==> flow/design.v <==
module top #(parameter WIDTH = 32)
(
	input				   clk,
	input				   rst,
	input 				   div_ready,
	input 				   div_datavalid_i,
	input 	   [WIDTH-1:0] div_dividend_i,
	input 	   [WIDTH-1:0] div_divisor_i,
	output reg 		 	   div_doing_o,
	output reg 		 	   div_qrvalid_o,
	output reg [WIDTH-1:0] div_quotient_o,
	output reg [WIDTH-1:0] div_remainder_o
);
reg [2*WIDTH  :0] div_remainder_r 	[WIDTH-1:0];
reg [2*WIDTH-1:0] div_divisor_r   	[WIDTH-1:0];
reg [  WIDTH-1:0] div_quotient_r  	[WIDTH-1:0];
reg               div_data_valid_r 	[WIDTH-1:0];
reg 		 	  div_qrvalid_r;
reg [WIDTH-1:0]   div_quotiento_r;
reg [WIDTH-1:0]   div_remaindero_r;
always @(posedge clk) begin
    if (rst) begin
    	div_doing_o <= 1'b0;
    end
    else if (div_qrvalid_o) begin
      	div_doing_o <= 1'b0;
    end
    else if(div_datavalid_i) begin
      	div_doing_o <= 1'b1;
    end
end
always @(posedge clk ) begin
	if (rst) begin
    	div_quotient_o 	<= 1'b0;
		div_remainder_o	<= 0;
		div_qrvalid_o	<=0;
    end
	else if (div_ready)begin
		div_quotient_o 	<= 1'b0;
		div_remainder_o	<= 0;
		div_qrvalid_o	<=0;
	end
	else if(div_qrvalid_r)begin
		div_quotient_o 	<= div_quotiento_r;
		div_remainder_o	<= div_remaindero_r;
		div_qrvalid_o	<= div_qrvalid_r;
	end
end
genvar div_m_var;
always @ (posedge clk ) begin
	if (rst) begin
		div_remainder_r	[0] <= {2*WIDTH+1{1'b0}};
		div_divisor_r  	[0] <= {2*WIDTH  {1'b0}};
		div_quotient_r 	[0] <= {  WIDTH  {1'b0}};
		div_data_valid_r[0] <=            1'b0  ;
	end else if (div_datavalid_i) begin
		if (|div_divisor_i) begin 
			div_remainder_r	[0] 	<= (div_dividend_i<<1) - (div_divisor_i<<WIDTH);
			div_divisor_r  	[0] 	<= div_divisor_i<<WIDTH;
			div_quotient_r 	[0] 	<= {  WIDTH  {1'b0}};
			div_data_valid_r[0] 	<=            1'b1  ;
		end else begin
			div_remainder_r	[0] 	<= {2*WIDTH+1{1'b0}};
			div_divisor_r  	[0] 	<= {2*WIDTH  {1'b0}};
			div_quotient_r 	[0] 	<= {  WIDTH  {1'b0}};
			div_data_valid_r[0] 	<=            1'b0  ;
		end
	end else begin
		div_remainder_r	[0]		<= {2*WIDTH+1{1'b0}};
		div_divisor_r  	[0]		<= {2*WIDTH  {1'b0}};
		div_quotient_r 	[0]		<= {  WIDTH  {1'b0}};
		div_data_valid_r[0]		<=            1'b0  ;
	end
end
generate
for (div_m_var=1;div_m_var<WIDTH;div_m_var=div_m_var+1) begin: calculate_cycle
	always @ (posedge clk ) begin
		if (rst) begin
			div_remainder_r[div_m_var] 	<= {2*WIDTH+1{1'b0}};
			div_divisor_r  [div_m_var] 	<= {2*WIDTH  {1'b0}};
			div_quotient_r [div_m_var] 	<= {  WIDTH  {1'b0}};
			div_data_valid_r[div_m_var] <=            1'b0  ;
		end else if (div_data_valid_r[div_m_var-1]) begin
			if (div_remainder_r[div_m_var-1][2*WIDTH]) begin 
				div_remainder_r[div_m_var] <= ((div_remainder_r[div_m_var-1]+div_divisor_r[div_m_var-1])<<1) - div_divisor_r[div_m_var-1];
				div_divisor_r  [div_m_var] <= div_divisor_r  [div_m_var-1];
				div_quotient_r [div_m_var] <= div_quotient_r [div_m_var-1]<<1 ;
				div_data_valid_r[div_m_var] <= div_data_valid_r[div_m_var-1];
			end else begin 
				div_remainder_r[div_m_var] <= (div_remainder_r[div_m_var-1]<<1) - div_divisor_r[div_m_var-1];
				div_divisor_r  [div_m_var] <= div_divisor_r  [div_m_var-1];
				div_quotient_r [div_m_var] <= (div_quotient_r [div_m_var-1]<<1) + 1'b1;
				div_data_valid_r[div_m_var] <= div_data_valid_r[div_m_var-1];
			end
		end else begin
			div_remainder_r[div_m_var] <= div_remainder_r[div_m_var-1];
			div_divisor_r  [div_m_var] <= div_divisor_r  [div_m_var-1];
			div_quotient_r [div_m_var] <= div_quotient_r [div_m_var-1];
			div_data_valid_r[div_m_var] <= div_data_valid_r[div_m_var-1];
		end
	end
end
endgenerate
always @ (posedge clk ) begin
	if (rst) begin
		div_remaindero_r <= {WIDTH{1'b0}};
		div_remaindero_r  <= {WIDTH{1'b0}};
		div_qrvalid_r  <=        1'b0  ;
	end else if (div_data_valid_r[WIDTH-1]) begin
		if (div_remainder_r[WIDTH-1][2*WIDTH]) begin
			div_remaindero_r <= (div_remainder_r[WIDTH-1]+div_divisor_r[WIDTH-1])>>WIDTH;
			div_quotiento_r  <= div_quotient_r [WIDTH-1]<<1;
			div_qrvalid_r  <= div_data_valid_r[WIDTH-1];
		end else begin
			div_remaindero_r <= div_remainder_r[WIDTH-1]>>WIDTH;
			div_quotiento_r  <= (div_quotient_r [WIDTH-1]<<1) + 1'b1;
			div_qrvalid_r  <= div_data_valid_r[WIDTH-1];
		end
	end else begin
			div_qrvalid_r  <= div_data_valid_r[WIDTH-1];
	end
end
endmodule
# Reports on top
# Module top before and after one edit of its RTL, step after step.
# "before" refers to lines of the RTL above, "after" to lines of the edited file.
# "delta": "after" minus "before" as printed here. "rel_change_pct": 100 x difference / "before".
# Operators carry their Yosys type and port widths (W data, S select, Z words).
# Not given: -
# design
design	top
clock	clk
library	sky130hd
pvt_corner	tt_025C_1v80

# Edit of the RTL
# The edit as a unified diff against the file above.
# This change comes from a script, not from a designer. The edited design behaves differently; no optimisation was intended.
# begin of diff
@@ -1,3 +1,3 @@
-module top #(parameter WIDTH = 32)
+module top #(parameter WIDTH = 40)
 (
 	input				   clk,
# end of diff

# After elaboration
# Yosys after proc, flatten, opt, wreduce and memory -nomap, before mapping. Print and check cells are not counted. Equal cells are merged and count once.
# word_totals
element	before	after	delta	rel_change_pct
latchBits	0	0	0	-
romBits	0	0	0	-
inputBits	68	84	16	23.53
memories	0	0	0	-
clocked_rd_ports_x_width	0	0	0	-
regBits	4198	6526	2328	55.45
ram_bits	0	0	0	-
out_inout_bits	66	82	16	24.24
# classes
element	before	after	delta	rel_change_pct
n_addsub	126	158	32	25.40
multipliers	0	0	0	-
div_mod_pow	0	0	0	-
n_logic	4	4	0	0.00
reduce_and_logical	7	7	0	0.00
compare	0	0	0	-
shifts	0	0	0	-
n_eq	0	0	0	-
n_mux	126	158	32	25.40
# ops
op	before	after	delta	rel_change_pct
$mux W81	0	78	78	-
$sub A81 B80 Y81	0	78	78	-
$mux W39	0	74	74	-
$mux W65	62	0	-62	-100.00
$sub A65 B64 Y65	62	0	-62	-100.00
$mux W31	58	0	-58	-100.00
$add A80 B80 Y80	0	40	40	-
$add A39 B1 Y39 const B	0	37	37	-
$add A64 B64 Y64	32	0	-32	-100.00
$add A31 B1 Y31 const B	29	0	-29	-100.00
$mux W32	2	0	-2	-100.00
$mux W40	0	2	2	-
$add A32 B1 Y32 const B	1	0	-1	-100.00
$reduce_or A32 Y1	1	0	-1	-100.00
$sub A33 B64 Y65	1	0	-1	-100.00
$add A40 B1 Y40 const B	0	1	1	-
$reduce_or A40 Y1	0	1	1	-
$sub A41 B80 Y81	0	1	1	-
# Operator kinds equal on both sides are left out: 7.

# Longest topological paths
# Yosys ltp: most cells in a row. Word level: on the elaborated netlist, between registers, memories and ports. Mapped: between sequential cells and ports; inverters and the memories' decode and read muxes count.
# logic_depth
element	before	after	delta	rel_change_pct
word_depth	4	4	0	0.00
ABC_AREA	0	0	-	-
depth_mapped	29	32	3	10.34
mapped_depth_nobuf	28	32	4	14.29

# Synthesis result
# Source: synth_stat.txt of the flow (Yosys; design flattened, memories mapped). It holds for the ABC_AREA given above (unset counts as 0); a run with the other value may have another netlist.
# synth_totals
element	before	after	delta	rel_change_pct
cells	24528	38566	14038	57.23
ffs	3235	5003	1768	54.65
synth_area_um2	208472.4	326439.3	117966.9	56.59
buf_cells	851	1309	458	53.82
# types
cell_type	before	after	delta	rel_change_pct
sky130_fd_sc_hd__nor2_1	3878	6139	2261	58.30
sky130_fd_sc_hd__dfxtp_1	3203	4963	1760	54.95
sky130_fd_sc_hd__a21oi_1	1694	2918	1224	72.26
sky130_fd_sc_hd__ha_1	1986	3122	1136	57.20
sky130_fd_sc_hd__mux2i_1	1671	2631	960	57.45
sky130_fd_sc_hd__inv_1	1641	2577	936	57.04
sky130_fd_sc_hd__xnor2_1	1128	1914	786	69.68
sky130_fd_sc_hd__o21ai_0	808	1399	591	73.14
sky130_fd_sc_hd__a21o_1	1041	1608	567	54.47
sky130_fd_sc_hd__nand2_1	1012	1534	522	51.58
sky130_fd_sc_hd__mux2_2	773	1259	486	62.87
sky130_fd_sc_hd__clkbuf_1	708	1128	420	59.32
sky130_fd_sc_hd__nand3_1	349	569	220	63.04
sky130_fd_sc_hd__xor2_1	511	726	215	42.07
sky130_fd_sc_hd__nand2b_1	276	465	189	68.48
sky130_fd_sc_hd__nor2b_1	325	509	184	56.62
sky130_fd_sc_hd__o21a_1	225	385	160	71.11
sky130_fd_sc_hd__and3_1	195	323	128	65.64
# Cell types equal on both sides are left out: 3.
# The list need not be complete.

# Worst setup path after synthesis
# OpenSTA on the mapped netlist: ideal clock, no wires. The path of least setup slack (recovery checks aside). Input and output delay are each 20% of the period. Register names are those of the netlist, which keeps one name where synthesis merged equal registers.
# synth_path
element	before	after	delta	rel_change_pct
kind	register to register	register to register	-	-
startpoint	register div_remainder_r[1][32]	register div_remainder_r[37][40]	-	-
endpoint	register div_remainder_r[2][64]	register div_remainder_r[38][80]	-	-
path_stages	26	29	3	11.54
path_slack_ns	1.978	1.603	-0.375	-
period_ns	7.5	7.5	0.0	0.00
required_ns	7.380	7.426	0.046	0.62
t_arrival_ns	5.403	5.823	0.420	7.77
t_first_pin_ns	0.000	0.000	0.000	-
path_delay_ns	5.523	5.897	0.374	6.77
synth_period_reached_ns	5.522	5.897	0.375	6.79
# "path_delay_ns" = arrival - input delay + setup time.
# "path_stages": output pins that drive a net of the path, with the launching flip-flop's if there is one; two outputs of one cell count as two.
# "synth_period_reached_ns" = period - worst setup slack (recovery checks aside). The figure is calculated, with input and output delays left at 20% of the set period.
# Between the ends stands the longest chain of elaborated cells between them, by number of cells; it is not shown to be the way that was timed. Of several equally long chains one is given.
# A line is the first line of the expression or statement that the cell stems from. Yosys adds cells for indexed reads and writes and turns some case tables into memories.
# A register here has more assigning lines than the two given.
# synth_via_before
cell_sequence	sky130_fd_sc_hd__dfxtp_1 -> sky130_fd_sc_hd__ha_1 -> sky130_fd_sc_hd__inv_1 -> sky130_fd_sc_hd__fa_1 -> sky130_fd_sc_hd__nor2b_1 -> sky130_fd_sc_hd__o21a_1 -> sky130_fd_sc_hd__o21ai_0 -> sky130_fd_sc_hd__a31oi_1 -> sky130_fd_sc_hd__a31oi_1 -> sky130_fd_sc_hd__o31a_1 -> sky130_fd_sc_hd__a2bb2oi_1 -> sky130_fd_sc_hd__a21oi_1 -> sky130_fd_sc_hd__a31oi_1 -> sky130_fd_sc_hd__o21ai_0 -> sky130_fd_sc_hd__xnor2_1 -> sky130_fd_sc_hd__mux2_2 -> sky130_fd_sc_hd__ha_1 -> sky130_fd_sc_hd__and4_1 -> sky130_fd_sc_hd__and2_1 -> sky130_fd_sc_hd__o21ai_0 -> sky130_fd_sc_hd__o21ai_1 -> sky130_fd_sc_hd__or4b_1 -> sky130_fd_sc_hd__a31oi_1 -> sky130_fd_sc_hd__xnor2_1 -> sky130_fd_sc_hd__and3_1 -> sky130_fd_sc_hd__o31a_1
elab_chain_len	4
cone_cells	5
classes_between	3 x add/sub; 2 x mux
# synth_rtl_before
element	line	text
from (decl)	14	reg [2*WIDTH :0] div_remainder_r [WIDTH-1:0];
from (assign)	85	div_remainder_r[div_m_var] <= ((div_remainder_r[div_m_var-1]+div_divisor_r[div_m_var-1])<<1) - div_divisor_r[d ...
from (assign)	90	div_remainder_r[div_m_var] <= (div_remainder_r[div_m_var-1]<<1) - div_divisor_r[div_m_var-1];
$add A64 B64 Y64	85
$sub A65 B64 Y65	85
$mux W65	84	if (div_remainder_r[div_m_var-1][2*WIDTH]) begin
$mux W65	83	end else if (div_data_valid_r[div_m_var-1]) begin
to (assign)	85
to (assign)	90
to (decl)	14
# synth_via_after
cell_sequence	sky130_fd_sc_hd__dfxtp_1 -> sky130_fd_sc_hd__ha_1 -> sky130_fd_sc_hd__inv_1 -> sky130_fd_sc_hd__fa_1 -> sky130_fd_sc_hd__nor2b_1 -> sky130_fd_sc_hd__o21ai_0 -> sky130_fd_sc_hd__a21boi_0 -> sky130_fd_sc_hd__o21ai_0 -> sky130_fd_sc_hd__a211o_1 -> sky130_fd_sc_hd__a31oi_1 -> sky130_fd_sc_hd__a211o_1 -> sky130_fd_sc_hd__or4b_1 -> sky130_fd_sc_hd__nand2_1 -> sky130_fd_sc_hd__a21o_1 -> sky130_fd_sc_hd__a21oi_1 -> sky130_fd_sc_hd__xnor2_1 -> sky130_fd_sc_hd__mux2_2 -> sky130_fd_sc_hd__ha_1 -> sky130_fd_sc_hd__a21o_1 -> sky130_fd_sc_hd__a21oi_1 -> sky130_fd_sc_hd__nor4b_1 -> sky130_fd_sc_hd__a211o_1 -> sky130_fd_sc_hd__a22oi_1 -> sky130_fd_sc_hd__or4_1 -> sky130_fd_sc_hd__a31oi_1 -> sky130_fd_sc_hd__xnor2_1 -> sky130_fd_sc_hd__nand2_1 -> sky130_fd_sc_hd__or2_2 -> sky130_fd_sc_hd__a31oi_1
elab_chain_len	4
cone_cells	5
classes_between	3 x add/sub; 2 x mux
# synth_rtl_after
element	line	text
from (decl)	14	reg [2*WIDTH :0] div_remainder_r [WIDTH-1:0];
from (assign)	85	div_remainder_r[div_m_var] <= ((div_remainder_r[div_m_var-1]+div_divisor_r[div_m_var-1])<<1) - div_divisor_r[d ...
from (assign)	90	div_remainder_r[div_m_var] <= (div_remainder_r[div_m_var-1]<<1) - div_divisor_r[div_m_var-1];
$add A80 B80 Y80	85
$sub A81 B80 Y81	85
$mux W81	84	if (div_remainder_r[div_m_var-1][2*WIDTH]) begin
$mux W81	83	end else if (div_data_valid_r[div_m_var-1]) begin
to (assign)	85
to (assign)	90
to (decl)	14

# Path in the finished layout
# From the final timing report of the runs of pair 1: the path of least setup slack in the routed layout; clock arrival at registers is part of the times.
# layout_path
element	before	after	delta	rel_change_pct
kind	register to register	register to register	-	-
startpoint	register div_remainder_r[3][32]	register div_remainder_r[3][46]	-	-
endpoint	register div_remainder_r[4][57]	register div_remainder_r[4][80]	-	-
t_arrival_ns	7.05	7.28	0.23	3.26
required_ns	7.47	7.60	0.13	1.74
path_stages	25	27	2	8.00
path_slack_ns	0.42	0.32	-0.10	-
period_ns	6.58	6.58	0.00	0.00
t_first_pin_ns	0.99	1.09	0.10	10.10
# Between the ends stands the longest chain of elaborated cells between them, by number of cells; it is not shown to be the way that was timed. Of several equally long chains one is given.
# A register here has more assigning lines than the two given.
# layout_via_before
cell_sequence	sky130_fd_sc_hd__dfxtp_1 -> sky130_fd_sc_hd__ha_1 -> sky130_fd_sc_hd__inv_1 -> sky130_fd_sc_hd__fa_1 -> sky130_fd_sc_hd__nor2b_1 -> sky130_fd_sc_hd__o21a_1 -> sky130_fd_sc_hd__or2_2 -> sky130_fd_sc_hd__a21oi_1 -> sky130_fd_sc_hd__o21ai_0 -> sky130_fd_sc_hd__a21o_1 -> sky130_fd_sc_hd__o32a_1 -> sky130_fd_sc_hd__a21o_1 -> sky130_fd_sc_hd__a21o_1 -> sky130_fd_sc_hd__a21o_1 -> sky130_fd_sc_hd__a211oi_1 -> sky130_fd_sc_hd__o31ai_1 -> sky130_fd_sc_hd__ha_1 -> sky130_fd_sc_hd__a21oi_1 -> sky130_fd_sc_hd__o2111ai_1 -> sky130_fd_sc_hd__a2111oi_0 -> sky130_fd_sc_hd__nor2_1 -> sky130_fd_sc_hd__a21oi_1 -> sky130_fd_sc_hd__o21ai_0 -> sky130_fd_sc_hd__mux2i_1 -> sky130_fd_sc_hd__a311o_1
elab_chain_len	4
cone_cells	5
classes_between	3 x add/sub; 2 x mux
# layout_rtl_before
element	line	text
from (decl)	14	reg [2*WIDTH :0] div_remainder_r [WIDTH-1:0];
from (assign)	85	div_remainder_r[div_m_var] <= ((div_remainder_r[div_m_var-1]+div_divisor_r[div_m_var-1])<<1) - div_divisor_r[d ...
from (assign)	90	div_remainder_r[div_m_var] <= (div_remainder_r[div_m_var-1]<<1) - div_divisor_r[div_m_var-1];
$add A64 B64 Y64	85
$sub A65 B64 Y65	85
$mux W65	84	if (div_remainder_r[div_m_var-1][2*WIDTH]) begin
$mux W65	83	end else if (div_data_valid_r[div_m_var-1]) begin
to (assign)	85
to (assign)	90
to (decl)	14
# layout_via_after
cell_sequence	sky130_fd_sc_hd__dfxtp_1 -> sky130_fd_sc_hd__ha_1 -> sky130_fd_sc_hd__a21oi_1 -> sky130_fd_sc_hd__o21ai_0 -> sky130_fd_sc_hd__a221o_1 -> sky130_fd_sc_hd__a21oi_1 -> sky130_fd_sc_hd__o31ai_1 -> sky130_fd_sc_hd__o21a_1 -> sky130_fd_sc_hd__a21oi_1 -> sky130_fd_sc_hd__a21oi_1 -> sky130_fd_sc_hd__a21o_1 -> sky130_fd_sc_hd__a21oi_1 -> sky130_fd_sc_hd__o21ai_0 -> sky130_fd_sc_hd__xor2_1 -> sky130_fd_sc_hd__mux2_2 -> sky130_fd_sc_hd__ha_1 -> sky130_fd_sc_hd__a21o_1 -> sky130_fd_sc_hd__a21o_1 -> sky130_fd_sc_hd__a21o_1 -> sky130_fd_sc_hd__a21o_1 -> sky130_fd_sc_hd__a41oi_2 -> sky130_fd_sc_hd__o221ai_1 -> sky130_fd_sc_hd__a21oi_1 -> sky130_fd_sc_hd__xnor2_1 -> sky130_fd_sc_hd__a211o_1 -> sky130_fd_sc_hd__a31oi_1 -> sky130_fd_sc_hd__buf_4
elab_chain_len	4
cone_cells	5
classes_between	3 x add/sub; 2 x mux
# layout_rtl_after
element	line	text
from (decl)	14	reg [2*WIDTH :0] div_remainder_r [WIDTH-1:0];
from (assign)	85	div_remainder_r[div_m_var] <= ((div_remainder_r[div_m_var-1]+div_divisor_r[div_m_var-1])<<1) - div_divisor_r[d ...
from (assign)	90	div_remainder_r[div_m_var] <= (div_remainder_r[div_m_var-1]<<1) - div_divisor_r[div_m_var-1];
$add A80 B80 Y80	85
$sub A81 B80 Y81	85
$mux W81	84	if (div_remainder_r[div_m_var-1][2*WIDTH]) begin
$mux W81	83	end else if (div_data_valid_r[div_m_var-1]) begin
to (assign)	85
to (assign)	90
to (decl)	14

# Measured runs
# Both versions went through the flow (Yosys, OpenROAD) with the same settings in each pair. Constraints: input delay and output delay 20% of the set period each, output load 0.01 pF.
# flow_settings_pair_1
CORE_UTILIZATION	40
period_ns	6.58
CAP_MARGIN	20
CORE_MARGIN	2
SLEW_MARGIN	20
# measured_pair_1
element	before	after	delta	rel_change_pct
hold_worst_slack_ns	0.401	0.390	-0.011	-
final_die_area_um2	526974.0	823338.0	296364.0	56.24
util_frac	0.441	0.443	0.002	-
final_setup_ws_ns	0.421	0.323	-0.098	-
setup_tns_ns	0.000	0.000	0.000	-
total_power_mw	45.665	69.436	23.771	52.06
synth_chip_area_um2	208472.4	326439.3	117966.9	56.59
achievedPeriod_ns	6.159	6.257	0.098	1.59
# "achievedPeriod_ns" means the clock period less the worst setup slack. The figure is calculated, with input and output delays left at 20% of the set period.
# By "total_power_mw" is meant OpenSTA's value without simulated activity: inputs other than the clock are taken to toggle once in ten clock periods, and the tool carries that through the logic.
